==> flow/design.v <==
module aluCPU(
    input [15:0] data1,  
    input [15:0] data2,  
    input [1:0] sel,  
    output reg [15:0] result
); 
    parameter [1:0] 
        SUM = 2'b00,
        SUB = 2'b01,
        MUL = 2'b10;
    reg [31:0] mul_full;  
    always @(*) begin
        case(sel)
            SUM: begin
                result = data1 + data2;
            end
            SUB: begin
                result = data1 - data2;
            end
            MUL: begin
                mul_full = $signed(data1) * $signed(data2);  
                result = mul_full[15:0];  
            end
            default: result = 16'd0;  
        endcase 
    end 
endmodule 
module memoryCPU (
    input clock,
    input reset,  
    input regWrite,               
    input [3:0] write_reg_addr,   
    input [15:0] write_data,      
    input [3:0] read_reg_addr_1, 
    input [3:0] read_reg_addr_2, 
    output [15:0] read_data_1,    
    output [15:0] read_data_2     
);
    reg [15:0] register [0:15];  
    integer i;
    always @ (posedge clock or negedge reset) begin
        if (~reset) begin
            for (i = 0; i < 16; i = i + 1) begin
                register[i] <= 16'd0;
            end
        end
        else if (regWrite) begin   
            register[write_reg_addr] <= write_data;
        end
    end
    assign read_data_1 = register[read_reg_addr_1]; 
    assign read_data_2 = register[read_reg_addr_2];
endmodule
module lcd_controller (
    input clk,
    input reset_n,           
    input rst_n,             
    input start,            
    input [2:0] opcode,     
    input [3:0] reg_idx,    
    input signed [15:0] value, 
    output reg [7:0] lcd_data,
    output reg lcd_rs,      
    output wire lcd_rw,      
    output reg lcd_en,      
    output wire lcd_on,     
    output wire lcd_blon    
);
    assign lcd_rw = 1'b0; 
    assign lcd_on   = (state != STATE_IDLE);
    assign lcd_blon = (state != STATE_IDLE);
    localparam STATE_IDLE = 0, STATE_INIT = 1, STATE_READY = 2, 
               STATE_WRITE_LINE1 = 3, STATE_LINE2_ADDR = 4, STATE_WRITE_LINE2 = 5;
    reg [3:0] state; 
    reg [5:0] char_index; 
    reg [19:0] counter;
    reg wait_flag;
    reg [2:0] op_store;
    reg [3:0] reg_store;
    reg signed [15:0] val_store;
    reg first_boot; 
    reg [15:0] unsigned_val;
    reg is_negative;
    reg [3:0] digit_10000, digit_1000, digit_100, digit_10, digit_1;
    reg prev_reset_n;        
    reg system_active;       
    function [7:0] init_cmds(input [5:0] idx);
        case(idx)
            6'd0: init_cmds = 8'h38;
            6'd1: init_cmds = 8'h38;
            6'd2: init_cmds = 8'h0C;
            6'd3: init_cmds = 8'h01;
            6'd4: init_cmds = 8'h06;
            default: init_cmds = 8'h00;
        endcase
    endfunction
    function [39:0] get_op_string(input [2:0] op);
        case(op)
            3'b000: get_op_string = "LOAD ";
            3'b001: get_op_string = "ADD  ";
            3'b010: get_op_string = "ADDI ";
            3'b011: get_op_string = "SUB  ";
            3'b100: get_op_string = "SUBI ";
            3'b101: get_op_string = "MUL  ";
            3'b110: get_op_string = "CLEAR";
            3'b111: get_op_string = "DPL  ";
            default: get_op_string = "ERR  ";
        endcase
    endfunction
    always @(posedge clk) begin
      if (!rst_n) begin
        system_active <= 0;
        prev_reset_n <= 1;
        state <= STATE_IDLE;
        lcd_en <= 0;
      end else begin
        prev_reset_n <= reset_n;
        if (prev_reset_n == 1'b1 && reset_n == 1'b0) begin
            system_active <= ~system_active; 
        end
        if (system_active == 1'b0) begin
            state <= STATE_IDLE;
            lcd_en <= 0;
            wait_flag <= 0;
            counter <= 0;
            char_index <= 0;
            first_boot <= 1;  
        end 
        else begin
            if (state == STATE_IDLE) begin
                state <= STATE_INIT;
                char_index <= 0;
                wait_flag <= 0;
                first_boot <= 1;
            end
            else if (wait_flag) begin
                if (counter < 20'd2000) begin 
                    counter <= counter + 1;
                    if (counter == 20'd40) lcd_en <= 0; 
                end else begin
                    wait_flag <= 0;
                    counter <= 0;
                end
            end else begin
                case (state)
                    STATE_INIT: begin
                        lcd_rs <= 0;
                        lcd_data <= init_cmds(char_index);
                        lcd_en <= 1; 
                        wait_flag <= 1;
                        if (char_index < 4) 
                            char_index <= char_index + 1;
                        else begin
                            char_index <= 0;
                            op_store <= 3'b000;
                            reg_store <= 4'b0000;
                            val_store <= 16'd0;
                            unsigned_val <= 16'd0;
                            is_negative <= 0;
                            state <= STATE_WRITE_LINE1; 
                        end
                    end
                    STATE_READY: begin
                        if (start) begin
                            op_store <= opcode;
                            reg_store <= reg_idx;
                            val_store <= value;
                            if (value < 0) begin
                                is_negative <= 1;
                                unsigned_val <= -value;
                            end else begin
                                is_negative <= 0;
                                unsigned_val <= value;
                            end
                            lcd_rs <= 0;
                            lcd_data <= 8'h01; 
                            lcd_en <= 1;
                            wait_flag <= 1;
                            state <= STATE_WRITE_LINE1;
                            char_index <= 0;
                        end
                    end
                    STATE_WRITE_LINE1: begin
                        digit_10000 <= (unsigned_val / 10000) % 10;
                        digit_1000  <= (unsigned_val / 1000) % 10;
                        digit_100   <= (unsigned_val / 100) % 10;
                        digit_10    <= (unsigned_val / 10) % 10;
                        digit_1     <= (unsigned_val) % 10;
                        lcd_rs <= 1;
                        lcd_en <= 1;
                        wait_flag <= 1;
                        if (char_index < 5) begin
                            if (first_boot)
                                lcd_data <= " "; 
                            else
                                lcd_data <= get_op_string(op_store) >> (8 * (4 - char_index));
                        end 
                        else begin
                            if (op_store == 3'b110 && !first_boot) begin
                                lcd_data <= " ";
                            end else begin
                                if (char_index == 5) lcd_data <= " ";
                                else if (char_index == 6) lcd_data <= "[";
                                else if (char_index >= 7 && char_index <= 10) 
                                    lcd_data <= reg_store[10 - char_index] ? "1" : "0";
                                else if (char_index == 11) lcd_data <= "]";
                            end
                        end
                        if (char_index < 11)
                            char_index <= char_index + 1;
                        else begin
                            char_index <= 0;
                            if (op_store == 3'b110 && !first_boot) begin
                                state <= STATE_READY;
                            end else begin
                                state <= STATE_LINE2_ADDR;
                            end
                        end
                    end
                    STATE_LINE2_ADDR: begin
                        lcd_rs <= 0;
                        lcd_data <= 8'hC0;
                        lcd_en <= 1;
                        wait_flag <= 1;
                        state <= STATE_WRITE_LINE2;
                    end
                    STATE_WRITE_LINE2: begin
                        lcd_rs <= 1;
                        lcd_en <= 1;
                        wait_flag <= 1;
                        case(char_index)
                            0: lcd_data <= is_negative ? "-" : "+";
                            1: lcd_data <= 8'h30 + digit_10000;
                            2: lcd_data <= 8'h30 + digit_1000;
                            3: lcd_data <= 8'h30 + digit_100;
                            4: lcd_data <= 8'h30 + digit_10;
                            5: lcd_data <= 8'h30 + digit_1;
                        endcase
                        if (char_index < 5)
                            char_index <= char_index + 1;
                        else begin
                            first_boot <= 0;
                            state <= STATE_READY;
                        end
                    end
                endcase
            end
        end
      end
    end
endmodule
module miniCPU (
    input [17:0] switches,  
    input ligar,       
    input enviar,      
    input clk,         
    input rst_n,       
    output [7:0] LCD_DATA,
    output LCD_RS,
    output LCD_RW,
    output LCD_EN,
    output LCD_ON,
    output LCD_BLON
);
    wire [2:0] opcode = switches [17:15];
    wire [3:0] reg_dest = switches [14:11];
    wire [3:0] reg_input1 = switches[10:7];
    wire [3:0] reg_input2 = switches [6:3];
    wire signal = switches[6];
    wire [15:0] imediato_module = {10'd0, switches[5:0]};
    wire [15:0] imediato = (signal) ? (-imediato_module) : imediato_module;
    wire [15:0] mem_read_data1;
    wire [15:0] mem_read_data2;
    wire [15:0] alu_result;
    reg write_enable;
    reg [15:0] mem_write;
    reg [1:0] alu_selector;
    reg [15:0] alu_input_2;
    reg soft_reset; 
    wire memory_reset_signal = ligar & ~soft_reset;  
    parameter [2:0] LOAD = 3'b000, ADD = 3'b001, ADDI = 3'b010, SUB = 3'b011,
                    SUBI = 3'b100, MUL = 3'b101, CLEAR = 3'b110, DISPLAY = 3'b111;                   
    memoryCPU Memo (
        .clock(clk),
        .reset(memory_reset_signal),
        .regWrite(write_enable),
        .write_reg_addr(reg_dest),
        .write_data(mem_write),
        .read_reg_addr_1(reg_input1),
        .read_reg_addr_2(reg_input2),
        .read_data_1(mem_read_data1),
        .read_data_2(mem_read_data2)
    );
    aluCPU ALU (
        .data1(mem_read_data1),
        .data2(alu_input_2),
        .sel(alu_selector),
        .result(alu_result)
    );
    reg lcd_start_signal;
    reg [15:0] lcd_value_reg;
    reg [3:0] lcd_reg_idx;
    wire [3:0] current_lcd_reg_idx = (opcode == DISPLAY) ? reg_input1 : reg_dest;
    reg [15:0] current_lcd_value;
    lcd_controller LCD (
        .clk(clk),
        .reset_n(ligar),
        .rst_n(rst_n),
        .start(lcd_start_signal),
        .opcode(opcode),
        .reg_idx(lcd_reg_idx),   
        .value(lcd_value_reg),  
        .lcd_data(LCD_DATA),
        .lcd_rs(LCD_RS),
        .lcd_rw(LCD_RW),
        .lcd_en(LCD_EN),
        .lcd_on(LCD_ON),
        .lcd_blon(LCD_BLON)
    );
    always @(*) begin
        if (opcode == LOAD)
            current_lcd_value = imediato;
        else if (opcode == DISPLAY)
            current_lcd_value = mem_read_data1;
        else
            current_lcd_value = alu_result;
    end
    reg [2:0] state;
    parameter [2:0] IDLE = 3'd0, EXECUTE = 3'd1, WRITE = 3'd2, WAIT_RELEASE = 3'd3;                 
    always @(posedge clk or negedge ligar) begin 
        if (~ligar) begin
            state <= IDLE;
            write_enable <= 0;
            soft_reset <= 0;
            lcd_start_signal <= 0;
        end
        else begin
            case(state)
                IDLE: begin  
                    write_enable <= 0;
                    soft_reset <= 0;
                    lcd_start_signal <= 0;  
                    if (!enviar) begin
                        state <= EXECUTE;
                    end
                end
                EXECUTE: begin  
                    state <= WRITE;
                end
                WRITE: begin  
                    lcd_start_signal <= 1;  
                    if (opcode == CLEAR) begin
                        soft_reset <= 1;
                        write_enable <= 0;
                    end
                    else if (opcode != DISPLAY) begin
                        write_enable <= 1;
                    end
                    state <= WAIT_RELEASE;
                end
                WAIT_RELEASE: begin  
                    write_enable <= 0;  
                    soft_reset <= 0;  
                    lcd_start_signal <= 0;  
                    if (enviar) begin  
                        state <= IDLE;  
                    end
                end
            endcase
        end
    end
    always @(posedge clk) begin
        if (state == EXECUTE) begin
            case(opcode)
                ADD: begin alu_selector <= 2'b00; alu_input_2 <= mem_read_data2; end
                ADDI: begin alu_selector <= 2'b00; alu_input_2 <= imediato; end
                SUB: begin alu_selector <= 2'b01; alu_input_2 <= mem_read_data2; end
                SUBI: begin alu_selector <= 2'b01; alu_input_2 <= imediato; end
                MUL: begin alu_selector <= 2'b10; alu_input_2 <= imediato; end
                default: begin alu_selector <= 2'b00; alu_input_2 <= 16'd0; end
            endcase
        end
        if (state == WRITE) begin
            lcd_reg_idx <= current_lcd_reg_idx;
            lcd_value_reg <= current_lcd_value;
            if (opcode != CLEAR && opcode != DISPLAY) begin
                if (opcode == LOAD)
                    mem_write <= imediato;
                else
                    mem_write <= alu_result;
            end
        end
    end
endmodule
Ticket comment

# Reports on miniCPU

Module miniCPU before and after one edit of its RTL, step after step.
Lines under "original" count in the file above, lines under "edited" in the edited file.
"difference" is "edited" less "original", of the values as shown.
Operators carry their Yosys type and port widths (W data, S select, Z words).
A cell with n/a has no value.

Top module: miniCPU
Clock input: clk
Cell library: sky130hd
Timing corner: tt_025C_1v80

# The edit

The edit as a unified diff against the file above.
A script made this edit. It was not meant as an optimisation and need not keep what the design does.

```diff
@@ -281,4 +281,6 @@
     parameter [2:0] LOAD = 3'b000, ADD = 3'b001, ADDI = 3'b010, SUB = 3'b011,
                     SUBI = 3'b100, MUL = 3'b101, CLEAR = 3'b110, DISPLAY = 3'b111;                   
+    wire [15:0] mem_read_data2_p, mem_read_data2_n;
+    wire [15:0] mem_read_data1_p, mem_read_data1_n;
     memoryCPU Memo (
         .clock(clk),
@@ -289,7 +291,12 @@
         .read_reg_addr_1(reg_input1),
         .read_reg_addr_2(reg_input2),
-        .read_data_1(mem_read_data1),
-        .read_data_2(mem_read_data2)
+        .read_data_1(mem_read_data1_p),
+        .read_data_2(mem_read_data2_p)
     );
+    memoryCPU Memo_x (.clock(clk), .reset(memory_reset_signal), .regWrite(write_enable),
+        .write_reg_addr(reg_dest), .write_data(mem_write), .read_reg_addr_1(reg_input1),
+        .read_reg_addr_2(~reg_input2), .read_data_1(mem_read_data1_n), .read_data_2(mem_read_data2_n));
+    assign mem_read_data2 = mem_read_data2_p ^ mem_read_data2_n;
+    assign mem_read_data1 = mem_read_data1_p ^ mem_read_data1_n;
     aluCPU ALU (
         .data1(mem_read_data1),
```

# After elaboration

Counts by Yosys on the flattened word-level netlist (proc, flatten, opt, wreduce). Print and check cells are left out. Cells with the same type and inputs are merged into one.
Yosys's memory passes give these memory sizes; they may raise the number of words (mostly to a power of two), join words into wider ones and drop unused or constant bits.

Bit counts:

| what                            | original | edited | difference |
| flip-flop bits (word level)     | 404      | 404    | 0 |
| ROM bits                        | 184      | 184    | 0 |
| word width x clocked read ports | 23       | 23     | 0 |
| memories                        | 1        | 1      | 0 |
| input port bits                 | 22       | 22     | 0 |
| cells after elaboration         | 331      | 351    | +20 |

Cells by class:

| what                             | original | edited | difference |
| $add $sub $neg                   | 13       | 13     | 0 |
| multiply operators               | 1        | 1      | 0 |
| divide/modulo/power cells        | 9        | 9      | 0 |
| order comparisons                | 7        | 7      | 0 |
| equal/unequal tests              | 99       | 114    | +15 |
| shift-type cells                 | 2        | 2      | 0 |
| mux-type cells                   | 85       | 86     | +1 |
| bitwise logic cells              | 7        | 10     | +3 |
| reductions and logical operators | 62       | 63     | +1 |

Memory list:

| what                                         | original        | edited |
| shape (words x width / read and write ports) | 8 x 23 bit 1R0W | 8 x 23 bit 1R0W |

Operators by type and width:

| operator                | original | edited | difference |
| $eq A4 B4 Y1 const B    | 24       | 32     | +8 |
| $eq A4 B3 Y1 const B    | 14       | 18     | +4 |
| $eq A4 B2 Y1 const B    | 8        | 10     | +2 |
| $xor A16 B16 Y16        | 0        | 2      | +2 |
| $eq A4 B1 Y1 const B    | 4        | 5      | +1 |
| $logic_not A4 Y1        | 4        | 5      | +1 |
| $pmux W16 S16           | 2        | 3      | +1 |
| $not A4 Y4              | 0        | 1      | +1 |
| $mux W1                 | 20       | 20     | 0 |
| $reduce_and A2 Y1       | 20       | 20     | 0 |
| $ne A2 B2 Y1 const B    | 11       | 11     | 0 |
| $mux W8                 | 8        | 8      | 0 |
| $mux W16                | 7        | 7      | 0 |
| $mux W3                 | 7        | 7      | 0 |
| $mux W4                 | 7        | 7      | 0 |
| $mux W40                | 7        | 7      | 0 |
| $reduce_or A2 Y1        | 7        | 7      | 0 |
| $ne A3 B3 Y1 const B    | 6        | 6      | 0 |
| $not A1 Y1              | 6        | 6      | 0 |
| $pmux W1 S2             | 6        | 6      | 0 |
| $add A6 B4 Y7 const A   | 5        | 5      | 0 |
| $eq A3 B3 Y1 const B    | 5        | 5      | 0 |
| $mux W6                 | 5        | 5      | 0 |
| $ne A3 B2 Y1 const B    | 5        | 5      | 0 |
| $eq A3 B2 Y1 const B    | 4        | 4      | 0 |
| $logic_and A1 B1 Y1     | 4        | 4      | 0 |
| $mod A32 B4 Y32 const B | 4        | 4      | 0 |
| $eq A6 B3 Y1 const B    | 3        | 3      | 0 |

The list need not be complete.

# Depth

Longest topological path by Yosys (ltp), each cell counted once; first at word level (registers and memories cut), then after technology mapping (sequential cells cut; the memories' decode and read muxes count).

Logic depth:

| what                          | original | edited | difference |
| word-level depth              | 11       | 11     | 0 |
| ABC_AREA                      | 0        | 0      | n/a |
| depth in mapped cells         | 45       | 50     | +5 |
| gate-level depth less buffers | 41       | 47     | +6 |

# Mapped cells and area

The flow's flattened synthesis, as Yosys stat reports it; memories are mapped. The netlist is that of the ABC_AREA named above (0 if unset); the other value can give another one.

Cells by type:

| cell                      | original | edited | difference |
| sky130_fd_sc_hd__inv_1    | 164      | 78     | -86 |
| sky130_fd_sc_hd__fa_1     | 80       | 0      | -80 |
| sky130_fd_sc_hd__nand2_1  | 306      | 229    | -77 |
| sky130_fd_sc_hd__ha_1     | 107      | 30     | -77 |
| sky130_fd_sc_hd__and2_1   | 103      | 28     | -75 |
| sky130_fd_sc_hd__nor2_1   | 276      | 321    | +45 |
| sky130_fd_sc_hd__xnor2_1  | 124      | 83     | -41 |
| sky130_fd_sc_hd__a22oi_1  | 201      | 161    | -40 |
| sky130_fd_sc_hd__o21ai_0  | 180      | 218    | +38 |
| sky130_fd_sc_hd__a21oi_1  | 218      | 182    | -36 |
| sky130_fd_sc_hd__a222oi_1 | 4        | 34     | +30 |
| sky130_fd_sc_hd__nand3_1  | 103      | 130    | +27 |
| sky130_fd_sc_hd__clkbuf_1 | 203      | 177    | -26 |
| sky130_fd_sc_hd__a22o_1   | 30       | 8      | -22 |
| sky130_fd_sc_hd__nand4_1  | 58       | 37     | -21 |
| sky130_fd_sc_hd__xor2_1   | 51       | 32     | -19 |
| sky130_fd_sc_hd__a211oi_1 | 45       | 29     | -16 |
| sky130_fd_sc_hd__a221oi_1 | 42       | 26     | -16 |

The list need not be complete.

Mapped netlist:

| what                     | original | edited  | difference |
| mapped cells             | 3892     | 3318    | -574 |
| chip area (Yosys) (um^2) | 35056.1  | 29942.5 | -5113.6 |
| sequential area (um^2)   | 11106.9  | 11106.9 | 0.0 |
| mapped flip-flops        | 422      | 422     | 0 |
| buffer cells             | 250      | 220     | -30 |

The figures by module come from a second, unflattened synthesis with its own total; it is not the netlist above.

Unflattened totals:

| what                                    | original | edited  | difference |
| cell total of the unflattened synthesis | 4035     | 5274    | +1239 |
| area (unflattened synthesis) (um^2)     | 36293.6  | 50552.2 | +14258.6 |

Each row is one instance without its submodules.

Modules, original:

| module         | instances | cells | area (um^2) | sequential area (um^2) |
| lcd_controller | 1         | 1954  | 14153.6     | 2882.8 |
| memoryCPU      | 1         | 1204  | 14013.4     | 6406.1 |
| aluCPU         | 1         | 670   | 5342.6      | 0.0 |
| miniCPU        | 1         | 207   | 2783.9      | 1798.0 |

Modules, edited:

| module         | instances | cells | area (um^2) | sequential area (um^2) |
| memoryCPU      | 2         | 1204  | 14013.4     | 6406.1 |
| lcd_controller | 1         | 1954  | 14153.6     | 2882.8 |
| aluCPU         | 1         | 670   | 5342.6      | 0.0 |
| miniCPU        | 1         | 242   | 3029.2      | 1798.0 |

# Path before layout

Source: OpenSTA report_checks on the synthesized netlist (no wires, ideal clock, input and output delay 20% of the period each), path of least setup slack; recovery checks are left aside. Register names are those of the netlist, which keeps one name where synthesis merged equal registers.

Timing path post-synthesis:

| what                          | original                   | edited                        | difference |
| path type                     | input port to flip-flop    | flip-flop to flip-flop        | n/a |
| start                         | input port switches[8]     | register LCD.unsigned_val[13] | n/a |
| end                           | register lcd_value_reg[15] | register LCD.digit_10[3]      | n/a |
| clock period (ns)             | 20.0                       | 20.0                          | 0.0 |
| input delay (ns)              | 4.000                      | n/a                           | n/a |
| time at the first pin (ns)    | 4.000                      | 0.000                         | -4.000 |
| arrival time (ns)             | 10.575                     | 11.126                        | +0.551 |
| data required time (ns)       | 19.733                     | 19.738                        | +0.005 |
| path slack (ns)               | 9.159                      | 8.612                         | -0.547 |
| path delay (ns)               | 6.842                      | 11.388                        | +4.546 |
| stages on the path            | 32                         | 46                            | +14 |
| path buffers                  | 3                          | 3                             | 0 |
| synthesis period reached (ns) | 10.841                     | 11.388                        | +0.547 |

"path delay" = arrival - input delay + setup time.
"stages on the path" counts driving pins, that of a launching flip-flop among them; a cell with two outputs on the path counts twice.
"synthesis period reached" = period - worst setup slack (recovery checks aside). The figure is calculated, with input and output delays left at 20% of the set period.
The rows between start and end are the longest chain of elaborated cells between them; the timing report does not say that the signal goes this way. Where chains are equally long, one stands for them.
A line is the first line of the expression or statement that the cell stems from. Yosys adds cells for indexed reads and writes and turns some case tables into memories.
A register here has more assigning lines than the two given.

Between the ends, post-synthesis, original:
Cell sequence: sky130_fd_sc_hd__clkbuf_1 -> sky130_fd_sc_hd__nand2b_1 -> sky130_fd_sc_hd__nor3_1 -> sky130_fd_sc_hd__clkbuf_1 -> sky130_fd_sc_hd__a22oi_1 -> sky130_fd_sc_hd__nand4_1 -> sky130_fd_sc_hd__o22a_1 -> sky130_fd_sc_hd__clkbuf_1 -> sky130_fd_sc_hd__nand2_1 -> sky130_fd_sc_hd__fa_1 -> sky130_fd_sc_hd__inv_1 -> sky130_fd_sc_hd__fa_1 -> sky130_fd_sc_hd__ha_1 -> sky130_fd_sc_hd__inv_1 -> sky130_fd_sc_hd__fa_1 -> sky130_fd_sc_hd__fa_1 -> sky130_fd_sc_hd__fa_1 -> sky130_fd_sc_hd__inv_1 -> sky130_fd_sc_hd__ha_1 -> sky130_fd_sc_hd__inv_1 -> sky130_fd_sc_hd__o21bai_1 -> sky130_fd_sc_hd__a21oi_1 -> sky130_fd_sc_hd__o21bai_1 -> sky130_fd_sc_hd__a21oi_1 -> sky130_fd_sc_hd__o21bai_1 -> sky130_fd_sc_hd__a21o_1 -> sky130_fd_sc_hd__a21oi_1 -> sky130_fd_sc_hd__xnor2_1 -> sky130_fd_sc_hd__a22oi_1 -> sky130_fd_sc_hd__nand2_1 -> sky130_fd_sc_hd__o21ai_0 -> sky130_fd_sc_hd__o21ai_0
Cells in the longest elaborated chain: 6
Elaborated cells on any way between the ends: 23
Source lines of those cells: 7

RTL lines, path post-synthesis, original:

| what               | RTL line | source |
| start: declaration | 253      | `input [17:0] switches,` |
| $eq A4 B4 Y1       | 51       | `assign read_data_1 = register[read_reg_addr_1];` |
| $pmux W16 S16      | 51       |  |
| $mul A16 B16 Y16   | 21       | `mul_full = $signed(data1) * $signed(data2);` |
| $pmux W16 S3       | 13       | `case(sel)` |
| $mux W16           | 323      | `else if (opcode == DISPLAY)` |
| $mux W16           | 321      | `if (opcode == LOAD)` |
| end: assignment    | 385      | `lcd_value_reg <= current_lcd_value;` |
| end: declaration   | 301      | `reg [15:0] lcd_value_reg;` |

Between the ends, post-synthesis, edited:
Cell sequence: sky130_fd_sc_hd__edfxtp_1 -> sky130_fd_sc_hd__nor2_1 -> sky130_fd_sc_hd__inv_2 -> sky130_fd_sc_hd__ha_1 -> sky130_fd_sc_hd__and2b_4 -> sky130_fd_sc_hd__a21oi_1 -> sky130_fd_sc_hd__o211ai_1 -> sky130_fd_sc_hd__o21ai_0 -> sky130_fd_sc_hd__o41a_1 -> sky130_fd_sc_hd__mux2_4 -> sky130_fd_sc_hd__or3_4 -> sky130_fd_sc_hd__o31ai_1 -> sky130_fd_sc_hd__o21ai_1 -> sky130_fd_sc_hd__a311o_1 -> sky130_fd_sc_hd__o31ai_2 -> sky130_fd_sc_hd__a22oi_1 -> sky130_fd_sc_hd__or4_1 -> sky130_fd_sc_hd__buf_4 -> [10 not listed] -> sky130_fd_sc_hd__or3_1 -> sky130_fd_sc_hd__buf_2 -> sky130_fd_sc_hd__or2_4 -> sky130_fd_sc_hd__inv_2 -> sky130_fd_sc_hd__nor3_1 -> sky130_fd_sc_hd__a211oi_1 -> sky130_fd_sc_hd__and4_4 -> sky130_fd_sc_hd__inv_2 -> sky130_fd_sc_hd__or4_4 -> sky130_fd_sc_hd__o311ai_2 -> sky130_fd_sc_hd__o21ai_0 -> sky130_fd_sc_hd__a31oi_1 -> sky130_fd_sc_hd__nor2_1 -> sky130_fd_sc_hd__ha_1 -> sky130_fd_sc_hd__or3_1 -> sky130_fd_sc_hd__a22o_1 -> sky130_fd_sc_hd__o21ai_2 -> sky130_fd_sc_hd__nor3_2
Cells in the longest elaborated chain: 2
Elaborated cells on any way between the ends: 2
Source lines of those cells: 1

RTL lines, path post-synthesis, edited:

| what               | RTL line | source |
| start: declaration | 82       | `reg [15:0] unsigned_val;` |
| start: assignment  | 170      | `unsigned_val <= -value;` |
| start: assignment  | 173      | `unsigned_val <= value;` |
| $div A16 B4 Y32    | 187      | `digit_10    <= (unsigned_val / 10) % 10;` |
| $mod A32 B4 Y32    | 187      |  |
| end: assignment    | 187      |  |
| end: declaration   | 84       | `reg [3:0] digit_10000, digit_1000, digit_100, digit_10, digit_1;` |

# Path in the finished layout

From the final timing report of the runs of pair A: the path of least setup slack in the routed layout; clock arrival at registers is part of the times.

Timing path post-layout:

| what                       | original                      | edited                        | difference |
| path type                  | flip-flop to flip-flop        | flip-flop to flip-flop        | n/a |
| start                      | register LCD.unsigned_val[11] | register LCD.unsigned_val[14] | n/a |
| end                        | register LCD.digit_1000[3]    | register LCD.digit_10[3]      | n/a |
| clock period (ns)          | 12.1                          | 12.1                          | 0.0 |
| time at the first pin (ns) | 0.58                          | 0.56                          | -0.02 |
| arrival time (ns)          | 11.45                         | 11.99                         | +0.54 |
| data required time (ns)    | 12.43                         | 12.42                         | -0.01 |
| path slack (ns)            | 0.98                          | 0.43                          | -0.55 |
| stages on the path         | 42                            | 43                            | +1 |
| path buffers               | 0                             | 0                             | 0 |

The rows between start and end are the longest chain of elaborated cells between them; the timing report does not say that the signal goes this way. Where chains are equally long, one stands for them.
A register here has more assigning lines than the two given.

Between the ends, post-layout, original:
Cell sequence: sky130_fd_sc_hd__edfxtp_1 -> sky130_fd_sc_hd__nand3_1 -> sky130_fd_sc_hd__nor2_1 -> sky130_fd_sc_hd__ha_1 -> sky130_fd_sc_hd__inv_1 -> sky130_fd_sc_hd__o41a_1 -> sky130_fd_sc_hd__o21ai_0 -> sky130_fd_sc_hd__a211oi_1 -> sky130_fd_sc_hd__a211oi_1 -> sky130_fd_sc_hd__a21boi_1 -> sky130_fd_sc_hd__nand2_1 -> sky130_fd_sc_hd__inv_2 -> sky130_fd_sc_hd__or3_1 -> sky130_fd_sc_hd__a2111o_1 -> sky130_fd_sc_hd__o211a_1 -> sky130_fd_sc_hd__inv_2 -> sky130_fd_sc_hd__mux2i_1 -> sky130_fd_sc_hd__a2111o_1 -> [6 not listed] -> sky130_fd_sc_hd__a211oi_1 -> sky130_fd_sc_hd__o21ai_1 -> sky130_fd_sc_hd__nand2_1 -> sky130_fd_sc_hd__a21oi_1 -> sky130_fd_sc_hd__inv_1 -> sky130_fd_sc_hd__ha_1 -> sky130_fd_sc_hd__and2_1 -> sky130_fd_sc_hd__o22ai_1 -> sky130_fd_sc_hd__inv_1 -> sky130_fd_sc_hd__nand2_1 -> sky130_fd_sc_hd__nand2b_1 -> sky130_fd_sc_hd__o21ai_0 -> sky130_fd_sc_hd__ha_1 -> sky130_fd_sc_hd__nor2_1 -> sky130_fd_sc_hd__nand3_1 -> sky130_fd_sc_hd__o22ai_1 -> sky130_fd_sc_hd__a311oi_1 -> sky130_fd_sc_hd__nand3_1
Cells in the longest elaborated chain: 2
Elaborated cells on any way between the ends: 2
Source lines of those cells: 1

RTL lines, path post-layout, original:

| what               | RTL line | source |
| start: declaration | 82       | `reg [15:0] unsigned_val;` |
| start: assignment  | 170      | `unsigned_val <= -value;` |
| start: assignment  | 173      | `unsigned_val <= value;` |
| $div A16 B10 Y32   | 185      | `digit_1000  <= (unsigned_val / 1000) % 10;` |
| $mod A32 B4 Y32    | 185      |  |
| end: assignment    | 185      |  |
| end: declaration   | 84       | `reg [3:0] digit_10000, digit_1000, digit_100, digit_10, digit_1;` |

Between the ends, post-layout, edited:
Cell sequence: sky130_fd_sc_hd__edfxtp_1 -> sky130_fd_sc_hd__nor2_4 -> sky130_fd_sc_hd__inv_2 -> sky130_fd_sc_hd__ha_1 -> sky130_fd_sc_hd__and2b_4 -> sky130_fd_sc_hd__a21oi_1 -> sky130_fd_sc_hd__o211ai_1 -> sky130_fd_sc_hd__a211o_1 -> sky130_fd_sc_hd__o211ai_1 -> sky130_fd_sc_hd__mux2_4 -> sky130_fd_sc_hd__or3_4 -> sky130_fd_sc_hd__o31ai_1 -> sky130_fd_sc_hd__o21ai_1 -> sky130_fd_sc_hd__a311o_2 -> sky130_fd_sc_hd__o31ai_2 -> sky130_fd_sc_hd__a22oi_1 -> sky130_fd_sc_hd__or4_4 -> sky130_fd_sc_hd__a221o_1 -> [7 not listed] -> sky130_fd_sc_hd__a221oi_2 -> sky130_fd_sc_hd__or3_4 -> sky130_fd_sc_hd__or2_4 -> sky130_fd_sc_hd__inv_2 -> sky130_fd_sc_hd__nor3_1 -> sky130_fd_sc_hd__a211oi_1 -> sky130_fd_sc_hd__and4_4 -> sky130_fd_sc_hd__inv_2 -> sky130_fd_sc_hd__or4_4 -> sky130_fd_sc_hd__o311ai_4 -> sky130_fd_sc_hd__o21ai_1 -> sky130_fd_sc_hd__a31oi_2 -> sky130_fd_sc_hd__nor2_1 -> sky130_fd_sc_hd__ha_1 -> sky130_fd_sc_hd__or3_1 -> sky130_fd_sc_hd__a22o_1 -> sky130_fd_sc_hd__o21ai_2 -> sky130_fd_sc_hd__nor3_2
Cells in the longest elaborated chain: 2
Elaborated cells on any way between the ends: 2
Source lines of those cells: 1

RTL lines, path post-layout, edited:

| what               | RTL line | source |
| start: declaration | 82       | `reg [15:0] unsigned_val;` |
| start: assignment  | 170      | `unsigned_val <= -value;` |
| start: assignment  | 173      | `unsigned_val <= value;` |
| $div A16 B4 Y32    | 187      | `digit_10    <= (unsigned_val / 10) % 10;` |
| $mod A32 B4 Y32    | 187      |  |
| end: assignment    | 187      |  |
| end: declaration   | 84       | `reg [3:0] digit_10000, digit_1000, digit_100, digit_10, digit_1;` |

# Flow runs

Both versions went through the flow (Yosys, OpenROAD) with the same settings in each pair. Constraints: input delay and output delay 20% of the set period each, output load 0.01 pF.

Settings, pair A:
CORE_UTILIZATION: 40
period_ns: 12.1
CAP_MARGIN: 20
CORE_MARGIN: 2
SLEW_MARGIN: 20

Measured results, pair A:

| what                                   | original | edited  | difference |
| area of the synthesized netlist (um^2) | 35056.1  | 29942.5 | -5113.6 |
| die area (um^2)                        | 90024.0  | 77061.8 | -12962.2 |
| utilization (%)                        | 44.1     | 44.7    | +0.6 |
| setup slack of the worst path (ns)     | 0.983    | 0.430   | -0.553 |
| sum of negative setup slack (ns)       | 0.000    | 0.000   | 0.000 |
| total power after layout (mW)          | 6.513    | 4.458   | -2.055 |
| achieved clock period (ns)             | 11.117   | 11.670  | +0.553 |

Settings, pair B:
ABC_AREA: 1
CELL_PAD_IN_SITES_DETAIL_PLACEMENT: 0
CORE_ASPECT_RATIO: 0.83
CORE_UTILIZATION: 47
GPL_ROUTABILITY_DRIVEN: 0
MAX_ROUTING_LAYER: met5
PLACE_DENSITY_LB_ADDON: 0.26
TNS_END_PERCENT: 80
period_ns: 10.1
CAP_MARGIN: 20
CORE_MARGIN: 2
SLEW_MARGIN: 20

Measured results, pair B:

| what                                   | original | edited  | difference |
| area of the synthesized netlist (um^2) | 34142.7  | 29160.5 | -4982.2 |
| die area (um^2)                        | 74825.1  | 64059.7 | -10765.4 |
| utilization (%)                        | 51.5     | 52.8    | +1.3 |
| setup slack of the worst path (ns)     | 0.491    | 0.741   | +0.250 |
| sum of negative setup slack (ns)       | 0.000    | 0.000   | 0.000 |
| total power after layout (mW)          | 6.396    | 4.805   | -1.591 |
| achieved clock period (ns)             | 9.609    | 9.359   | -0.250 |

"achieved clock period" = clock period - worst setup slack. The figure is calculated, with input and output delays left at 20% of the set period.
"total power after layout" is the tool's figure for a default switching activity; nothing was simulated.
